==> flow/design.v <==
module top(
    input logic clk,         
    input logic rst,         
    output logic RGB_R,      
    output logic RGB_G,      
    output logic RGB_B       
);
    localparam CLK_FREQ = 12_000_000;  
    localparam PWM_RESOLUTION = 8;   
    localparam PWM_MAX = (1 << PWM_RESOLUTION) - 1;   
    localparam PWM_CYCLES = 256;   
    localparam DEGREES_MAX = 360;
    localparam CYCLES_PER_DEGREE = CLK_FREQ / DEGREES_MAX;   
    typedef enum logic [1:0] {
        STATE_PWM_COUNT,
        STATE_DEGREE_COUNT,
        STATE_HSV_CALC,
        STATE_PWM_OUTPUT
    } state_t;
    logic [PWM_RESOLUTION-1:0] pwm_counter;
    logic [PWM_RESOLUTION-1:0] red_pwm_value, green_pwm_value, blue_pwm_value;
    logic [31:0] degree_counter;
    logic [8:0] current_degree;
    state_t current_state;
    state_t next_state;
    always_ff @(posedge clk) begin
        if (rst) current_state <= STATE_PWM_COUNT;
        else current_state <= next_state;
    end
    always_comb begin  
        case (current_state)
            STATE_PWM_COUNT: begin
                if (degree_counter == CYCLES_PER_DEGREE - 1) begin
                    next_state = STATE_DEGREE_COUNT;
                end else begin
                    next_state = STATE_PWM_COUNT;
                end
            end
            STATE_DEGREE_COUNT: begin
                next_state = STATE_HSV_CALC;
            end
            STATE_HSV_CALC: begin
                next_state = STATE_PWM_OUTPUT;
            end
            STATE_PWM_OUTPUT: begin
                next_state = STATE_PWM_COUNT;
            end
            default: begin
                next_state = STATE_PWM_COUNT;
            end
        endcase
    end
    always_ff @(posedge clk) begin
        if (rst) begin
            pwm_counter <= 0;
            degree_counter <= 0;
            current_degree <= 0;
            red_pwm_value <= 0;
            green_pwm_value <= 0;
            blue_pwm_value <= 0;
        end else
        case (current_state)
            STATE_PWM_COUNT: begin
                pwm_counter <= pwm_counter + 1;                
                if (degree_counter == CYCLES_PER_DEGREE - 1) begin
                    degree_counter <= 0;
                end else begin
                    degree_counter <= degree_counter + 1;
                end
            end
            STATE_DEGREE_COUNT: begin
                if (current_degree == DEGREES_MAX - 1) begin
                    current_degree <= 0;
                end else begin
                    current_degree <= current_degree + 1;
                end
            end
            STATE_HSV_CALC: begin
                if (current_degree < 60) begin
                    red_pwm_value <= PWM_MAX;
                end else if (current_degree < 120) begin
                    red_pwm_value <= PWM_MAX - ((current_degree - 60) * PWM_MAX / 60);
                end else if (current_degree < 240) begin
                    red_pwm_value <= 0;
                end else if (current_degree < 300) begin
                    red_pwm_value <= (current_degree - 240) * PWM_MAX / 60;
                end else begin
                    red_pwm_value <= PWM_MAX;
                end
                if (current_degree < 60) begin
                    green_pwm_value <= current_degree * PWM_MAX / 60;
                end else if (current_degree < 180) begin
                    green_pwm_value <= PWM_MAX;
                end else if (current_degree < 240) begin
                    green_pwm_value <= PWM_MAX - ((current_degree - 180) * PWM_MAX / 60);
                end else begin
                    green_pwm_value <= 0;
                end
                if (current_degree < 120) begin
                    blue_pwm_value <= 0;
                end else if (current_degree < 180) begin
                    blue_pwm_value <= (current_degree - 120) * PWM_MAX / 60;
                end else if (current_degree < 300) begin
                    blue_pwm_value <= PWM_MAX;
                end else begin
                    blue_pwm_value <= PWM_MAX - ((current_degree - 300) * PWM_MAX / 60);
                end
            end
            STATE_PWM_OUTPUT: begin
            end
        endcase
    end
    assign RGB_R = (pwm_counter > red_pwm_value) ? 1'b1 : 1'b0;
    assign RGB_G = (pwm_counter > green_pwm_value) ? 1'b1 : 1'b0;
    assign RGB_B = (pwm_counter > blue_pwm_value) ? 1'b1 : 1'b0;
endmodule
Hand-over note for top

Step by step through the tools: top
Module top before and after one edit of its RTL, step after step. Lines under "before" count in the file above, lines under "after" in the edited file. "change" is "after" less "before", of the values as shown; "rel. change" is that difference over "before", in percent. Cell names lack the library's common part. Not given: n/a

Top: top. Clock input: clk. Standard-cell library: sky130hd. Timing corner: tt_025C_1v80.

Edit of the RTL
The edit as a unified diff against the file above. The edited RTL no longer does the same as the RTL above: the edit was made by script, with no optimisation intended.

```diff
@@ -111,5 +111,7 @@
         endcase
     end
-    assign RGB_R = (pwm_counter > red_pwm_value) ? 1'b1 : 1'b0;
+    logic RGB_R_p1;
+    always_ff @(posedge clk) RGB_R_p1 <= (pwm_counter > red_pwm_value) ? 1'b1 : 1'b0;
+    assign RGB_R = RGB_R_p1;
     assign RGB_G = (pwm_counter > green_pwm_value) ? 1'b1 : 1'b0;
     assign RGB_B = (pwm_counter > blue_pwm_value) ? 1'b1 : 1'b0;
```

Word-level counts
Source: Yosys, flattened and elaborated, memories not mapped. Widths are those after wreduce; folded enables and synchronous resets count as part of the registers. Registers that Yosys merges into a memory's read port (data or address) are not register bits. Print and check cells do not count. Equal cells are merged and count once.

Bit counts: register bits (before 75, after 76, change +1, rel. change +1.33%); input bits (before 2, after 2, change 0, rel. change 0.00%); output and inout bits (before 3, after 3, change 0, rel. change 0.00%).

Operators by class: $mul (before 6, after 6, change 0, rel. change 0.00%); reductions and logical operators (before 1, after 1, change 0, rel. change 0.00%); div/mod/pow operators (before 6, after 6, change 0, rel. change 0.00%); add/subtract/negate cells (before 11, after 11, change 0, rel. change 0.00%); equal/unequal tests (before 5, after 5, change 0, rel. change 0.00%); mux-type cells (before 17, after 17, change 0, rel. change 0.00%); order comparisons (before 8, after 8, change 0, rel. change 0.00%).

Operators with widths: two-way mux 8 bit (before 10, after 10, change 0, rel. change 0.00%); divider 32 x 6 -> 32 bit (second input constant) (before 6, after 6, change 0, rel. change 0.00%); multiplier 10 x 9 -> 19 bit (second input constant) (before 5, after 5, change 0, rel. change 0.00%); two-way mux 1 bit (before 4, after 4, change 0, rel. change 0.00%); > comparator 8 bit (before 3, after 3, change 0, rel. change 0.00%); subtractor 8 bit (first input constant) (before 3, after 3, change 0, rel. change 0.00%); == test 2 bit (second input constant) (before 2, after 2, change 0, rel. change 0.00%); < comparator 9 x 8 -> 1 bit (second input constant) (before 2, after 2, change 0, rel. change 0.00%); subtractor 9 x 8 -> 10 bit (second input constant) (before 2, after 2, change 0, rel. change 0.00%); adder 32 x 1 -> 32 bit (second input constant) (before 1, after 1, change 0, rel. change 0.00%); adder 8 x 1 -> 8 bit (second input constant) (before 1, after 1, change 0, rel. change 0.00%); adder 9 x 1 -> 9 bit (second input constant) (before 1, after 1, change 0, rel. change 0.00%); == test 2 x 1 -> 1 bit (second input constant) (before 1, after 1, change 0, rel. change 0.00%); == test 32 x 16 -> 1 bit (second input constant) (before 1, after 1, change 0, rel. change 0.00%); == test 9 bit (second input constant) (before 1, after 1, change 0, rel. change 0.00%); logical NOT 2 bit (before 1, after 1, change 0, rel. change 0.00%); < comparator 9 x 6 -> 1 bit (second input constant) (before 1, after 1, change 0, rel. change 0.00%); < comparator 9 x 7 -> 1 bit (second input constant) (before 1, after 1, change 0, rel. change 0.00%); < comparator 9 bit (second input constant) (before 1, after 1, change 0, rel. change 0.00%); multiplier 9 x 8 -> 17 bit (second input constant) (before 1, after 1, change 0, rel. change 0.00%); two-way mux 32 bit (before 1, after 1, change 0, rel. change 0.00%); two-way mux 9 bit (before 1, after 1, change 0, rel. change 0.00%); parallel mux 2 bit (select 4 bit) (before 1, after 1, change 0, rel. change 0.00%); subtractor 9 x 6 -> 10 bit (second input constant) (before 1, after 1, change 0, rel. change 0.00%); subtractor 9 x 7 -> 10 bit (second input constant) (before 1, after 1, change 0, rel. change 0.00%); subtractor 9 x 9 -> 10 bit (second input constant) (before 1, after 1, change 0, rel. change 0.00%).

Depth
Yosys ltp: most cells in a row. Word level: on the elaborated netlist, between registers, memories and ports. Mapped: between sequential cells and ports; inverters and the memories' decode and read muxes count.

Depth: word-level depth (before 7, after 7, change 0, rel. change 0.00%); ABC_AREA (before 0, after 0); gate-level depth with buffers (before 45, after 45, change 0, rel. change 0.00%).

Synthesis result
Source: synth_stat.txt of the flow (Yosys; design flattened, memories mapped). It holds for the ABC_AREA given above (unset counts as 0); a run with the other value may have another netlist.

Cell types: dfxtp_1 (before 77, after 78, change +1, rel. change +1.30%); inv_1 (before 459, after 459, change 0, rel. change 0.00%); ha_1 (before 235, after 235, change 0, rel. change 0.00%); fa_1 (before 226, after 226, change 0, rel. change 0.00%); nor2_1 (before 165, after 165, change 0, rel. change 0.00%); nand2_1 (before 138, after 138, change 0, rel. change 0.00%); a21oi_1 (before 132, after 132, change 0, rel. change 0.00%); xnor2_1 (before 101, after 101, change 0, rel. change 0.00%); o21ai_0 (before 95, after 95, change 0, rel. change 0.00%); xor2_1 (before 59, after 59, change 0, rel. change 0.00%); a211oi_1 (before 55, after 55, change 0, rel. change 0.00%); clkbuf_1 (before 49, after 49, change 0, rel. change 0.00%); nand3_1 (before 48, after 48, change 0, rel. change 0.00%); a21o_1 (before 46, after 46, change 0, rel. change 0.00%); o211ai_1 (before 42, after 42, change 0, rel. change 0.00%); and3_1 (before 30, after 30, change 0, rel. change 0.00%); nand2b_1 (before 30, after 30, change 0, rel. change 0.00%); nor3_1 (before 30, after 30, change 0, rel. change 0.00%).

Not every row of either side is listed.

Mapped netlist: cell area after synthesis (µm²) (before 19702.6, after 19722.7, change +20.1, rel. change +0.10%); buffers (before 66, after 66, change 0, rel. change 0.00%); flip-flops (before 77, after 78, change +1, rel. change +1.30%); cell count (before 2413, after 2414, change +1, rel. change +0.04%).

Timing after synthesis
OpenSTA on the mapped netlist: ideal clock, no wires. The path of least setup slack (recovery checks aside). Input and output delay are each 20% of the period. Register names are those of the netlist, which keeps one name where synthesis merged equal registers.

Timing path post-synthesis: path kind (before register -> register, after register -> register); from (before reg current_degree[4], after reg current_degree[4]); to (before reg blue_pwm_value[0], after reg blue_pwm_value[0]); launch time at the first pin (ps) (before 0, after 0, change 0); buffers on the path (before 1, after 1, change 0, rel. change 0.00%); library setup time (ps) (before 117, after 117, change 0); data arrival time (ps) (before 11573, after 11573, change 0, rel. change 0.00%); period (ps) (before 14000, after 14000, change 0, rel. change 0.00%); stages (before 40, after 40, change 0, rel. change 0.00%); delay of the path (ps) (before 11690, after 11690, change 0, rel. change 0.00%); path slack (ps) (before 2310, after 2310, change 0); period reached after synthesis (ps) (before 11690, after 11690, change 0, rel. change 0.00%).

"delay of the path" = arrival - input delay + setup time. "stages": output pins that drive a net of the path, with the launching flip-flop's if there is one; two outputs of one cell count as two. "period reached after synthesis" is the clock period less the worst setup slack; recovery checks do not enter. This is arithmetic on one report: input and output delays are still those of the set period (20% each). Between the ends stands the longest chain of elaborated cells between them, by number of cells; it is not shown to be the way that was timed. Of several equally long chains one is given. Each line given opens the expression or statement behind the cell; cells for indexed reads and writes are added by Yosys, which also makes memories of some case tables. A register here has more assigning lines than the two given.

Between the ends, post-synthesis, before:
Cells stage by stage: dfxtp_1 > buf_1 > inv_1 > ha_1 > a21oi_1 > o21ai_1 > xnor2_1 > fa_1 > fa_1 > fa_1 > fa_1 > inv_1 > ha_1 > o21a_1 > a2111oi_1 > o21bai_1 > a21oi_1 > o21ai_0 > [... 4 more ...] > a21o_1 > o211a_4 > o211a_1 > or3_4 > a2111oi_4 > inv_2 > o21ai_2 > mux2i_1 > nand4_1 > a21oi_4 > mux2i_2 > nor4bb_1 > o21ai_2 > mux2_2 > a2bb2oi_1 > o31ai_2 > mux2i_1 > a32o_1. Length of the longest elaborated chain: 7. Under elaborated cells on any way between the ends stands 13.

RTL lines, path post-synthesis, before: start, declared (RTL line 23) `logic [8:0] current_degree;`; start, assigned (RTL line 57) `current_degree <= 0;`; start, assigned (RTL line 75) `current_degree <= current_degree + 1;`; subtractor 9 x 9 -> 10 bit (RTL line 106) `blue_pwm_value <= PWM_MAX - ((current_degree - 300) * PWM_MAX / 60);`; multiplier 10 x 9 -> 19 bit (RTL line 106); divider 32 x 6 -> 32 bit (RTL line 106); subtractor 8 bit (RTL line 106); two-way mux 8 bit (RTL line 103) `end else if (current_degree < 300) begin`; two-way mux 8 bit (RTL line 101) `end else if (current_degree < 180) begin`; two-way mux 8 bit (RTL line 99) `if (current_degree < 120) begin`; end, assigned (RTL line 102) `blue_pwm_value <= (current_degree - 120) * PWM_MAX / 60;`; end, assigned (RTL line 106); end, declared (RTL line 21) `logic [PWM_RESOLUTION-1:0] red_pwm_value, green_pwm_value, blue_pwm_value;`.

Between the ends, post-synthesis, after:
Cells stage by stage: dfxtp_1 > buf_1 > inv_1 > ha_1 > a21oi_1 > o21ai_1 > xnor2_1 > fa_1 > fa_1 > fa_1 > fa_1 > inv_1 > ha_1 > o21a_1 > a2111oi_1 > o21bai_1 > a21oi_1 > o21ai_0 > [... 4 more ...] > a21o_1 > o211a_4 > o211a_1 > or3_4 > a2111oi_4 > inv_2 > o21ai_2 > mux2i_1 > nand4_1 > a21oi_4 > mux2i_2 > nor4bb_1 > o21ai_2 > mux2_2 > a2bb2oi_1 > o31ai_2 > mux2i_1 > a32o_1. Length of the longest elaborated chain: 7. Under elaborated cells on any way between the ends stands 13.

RTL lines, path post-synthesis, after: start, declared (RTL line 23) `logic [8:0] current_degree;`; start, assigned (RTL line 57) `current_degree <= 0;`; start, assigned (RTL line 75) `current_degree <= current_degree + 1;`; subtractor 9 x 9 -> 10 bit (RTL line 106) `blue_pwm_value <= PWM_MAX - ((current_degree - 300) * PWM_MAX / 60);`; multiplier 10 x 9 -> 19 bit (RTL line 106); divider 32 x 6 -> 32 bit (RTL line 106); subtractor 8 bit (RTL line 106); two-way mux 8 bit (RTL line 103) `end else if (current_degree < 300) begin`; two-way mux 8 bit (RTL line 101) `end else if (current_degree < 180) begin`; two-way mux 8 bit (RTL line 99) `if (current_degree < 120) begin`; end, assigned (RTL line 102) `blue_pwm_value <= (current_degree - 120) * PWM_MAX / 60;`; end, assigned (RTL line 106); end, declared (RTL line 21) `logic [PWM_RESOLUTION-1:0] red_pwm_value, green_pwm_value, blue_pwm_value;`.

Path in the finished layout
Path of least setup slack in the final report of each run of pair 1 (OpenROAD, finished layout, wires in). Where an end is a register, its clock arrival counts in the times. The path's times are printed in steps of 10 ps; the period is the one set.

Timing path post-layout: path kind (before register -> register, after register -> register); from (before reg current_degree[3], after reg current_degree[2]); to (before reg blue_pwm_value[0], after reg blue_pwm_value[0]); period (ps) (before 13300, after 13300, change 0, rel. change 0.00%); path slack (ps) (before 820, after 750, change -70); data arrival time (ps) (before 12730, after 12770, change +40, rel. change +0.31%); buffers on the path (before 0, after 2, change +2); launch time at the first pin (ps) (before 350, after 350, change 0, rel. change 0.00%); stages (before 41, after 43, change +2, rel. change +4.88%); library setup time (ps) (before 100, after 110, change +10).

Between the ends stands the longest chain of elaborated cells between them, by number of cells; it is not shown to be the way that was timed. Of several equally long chains one is given. A register here has more assigning lines than the two given.

Between the ends, post-layout, before:
Cells stage by stage: dfxtp_1 > clkinvlp_4 > ha_1 > a21oi_1 > xnor2_1 > inv_1 > fa_1 > fa_1 > inv_1 > ha_1 > inv_1 > fa_1 > inv_1 > fa_1 > a211oi_1 > o211a_1 > o211ai_1 > a21o_1 > [... 5 more ...] > a21o_1 > o211a_4 > o211a_1 > or3_4 > a2111oi_4 > inv_2 > o21ai_2 > mux2i_1 > nand4_1 > a21oi_4 > mux2i_4 > nor4bb_1 > o21ai_2 > a21oi_4 > a21oi_1 > o31ai_2 > mux2i_1 > a32o_1. Length of the longest elaborated chain: 7. Under elaborated cells on any way between the ends stands 13.

RTL lines, path post-layout, before: start, declared (RTL line 23) `logic [8:0] current_degree;`; start, assigned (RTL line 57) `current_degree <= 0;`; start, assigned (RTL line 75) `current_degree <= current_degree + 1;`; subtractor 9 x 9 -> 10 bit (RTL line 106) `blue_pwm_value <= PWM_MAX - ((current_degree - 300) * PWM_MAX / 60);`; multiplier 10 x 9 -> 19 bit (RTL line 106); divider 32 x 6 -> 32 bit (RTL line 106); subtractor 8 bit (RTL line 106); two-way mux 8 bit (RTL line 103) `end else if (current_degree < 300) begin`; two-way mux 8 bit (RTL line 101) `end else if (current_degree < 180) begin`; two-way mux 8 bit (RTL line 99) `if (current_degree < 120) begin`; end, assigned (RTL line 102) `blue_pwm_value <= (current_degree - 120) * PWM_MAX / 60;`; end, assigned (RTL line 106); end, declared (RTL line 21) `logic [PWM_RESOLUTION-1:0] red_pwm_value, green_pwm_value, blue_pwm_value;`.

Between the ends, post-layout, after:
Cells stage by stage: dfxtp_1 > buf_4 > ha_1 > a21oi_1 > o211ai_1 > and2_1 > inv_1 > fa_1 > inv_1 > fa_1 > fa_1 > inv_1 > fa_1 > inv_1 > ha_1 > o21a_1 > a2111oi_2 > o21bai_1 > [... 7 more ...] > o211a_4 > o211a_1 > or3_4 > a2111oi_4 > buf_4 > inv_2 > o21ai_2 > mux2i_1 > nand4_1 > a21oi_4 > mux2i_4 > nor4bb_1 > o21ai_2 > mux2_2 > a2bb2oi_1 > o31ai_2 > mux2i_1 > a32o_1. Length of the longest elaborated chain: 7. Under elaborated cells on any way between the ends stands 13.

RTL lines, path post-layout, after: start, declared (RTL line 23) `logic [8:0] current_degree;`; start, assigned (RTL line 57) `current_degree <= 0;`; start, assigned (RTL line 75) `current_degree <= current_degree + 1;`; subtractor 9 x 9 -> 10 bit (RTL line 106) `blue_pwm_value <= PWM_MAX - ((current_degree - 300) * PWM_MAX / 60);`; multiplier 10 x 9 -> 19 bit (RTL line 106); divider 32 x 6 -> 32 bit (RTL line 106); subtractor 8 bit (RTL line 106); two-way mux 8 bit (RTL line 103) `end else if (current_degree < 300) begin`; two-way mux 8 bit (RTL line 101) `end else if (current_degree < 180) begin`; two-way mux 8 bit (RTL line 99) `if (current_degree < 120) begin`; end, assigned (RTL line 102) `blue_pwm_value <= (current_degree - 120) * PWM_MAX / 60;`; end, assigned (RTL line 106); end, declared (RTL line 21) `logic [PWM_RESOLUTION-1:0] red_pwm_value, green_pwm_value, blue_pwm_value;`.

Layout results
Both versions went through the flow (Yosys, OpenROAD) with the same settings in each pair. Constraints: input delay and output delay 20% of the set period each, output load 0.01 pF.

Flow settings, pair 1:
The entry for CORE_UTILIZATION reads 40. The entry for period_ns reads 13.3. For CAP_MARGIN the number is 20. Under CORE_MARGIN stands 2. For SLEW_MARGIN the number is 20.

Results, pair 1: total design power (uW) (before 504.3, after 516.1, change +11.8, rel. change +2.34%); setup slack of the worst path (ps) (before 820, after 752, change -68); total negative slack on setup checks (ps) (before 0, after 0, change 0); synthesis area (µm²) (before 19702.6, after 19722.7, change +20.1, rel. change +0.10%); total die area (µm²) (before 51048.9, after 51098.6, change +49.7, rel. change +0.10%); final utilization (before 0.43, after 0.43, change 0.00); lowest hold slack (ps) (before 415, after 413, change -2); std-cell area (final layout) (µm²) (before 20978.9, after 20982.6, change +3.7, rel. change +0.02%).

Flow settings, pair 2:
The entry for CORE_UTILIZATION reads 37. The figure for CTS_CLUSTER_DIAMETER is 50. For GPL_TIMING_DRIVEN the number is 0. For PLACE_DENSITY_LB_ADDON the number is 0.02. For SLEW_MARGIN the number is 40. The entry for period_ns reads 17.2. For CAP_MARGIN the number is 20. Under CORE_MARGIN stands 2.

Results, pair 2: total design power (uW) (before 397.7, after 408.4, change +10.7, rel. change +2.69%); setup slack of the worst path (ps) (before 2576, after 2450, change -126); total negative slack on setup checks (ps) (before 0, after 0, change 0); synthesis area (µm²) (before 19702.6, after 19722.7, change +20.1, rel. change +0.10%); total die area (µm²) (before 55112.3, after 55166.3, change +54.0, rel. change +0.10%); final utilization (before 0.399, after 0.399, change 0.000); lowest hold slack (ps) (before 430, after 428, change -2); std-cell area (final layout) (µm²) (before 20986.4, after 21005.1, change +18.7, rel. change +0.09%).

By "total design power" is meant OpenSTA's value without simulated activity: inputs other than the clock are taken to toggle once in ten clock periods, and the tool carries that through the logic.

End of note.
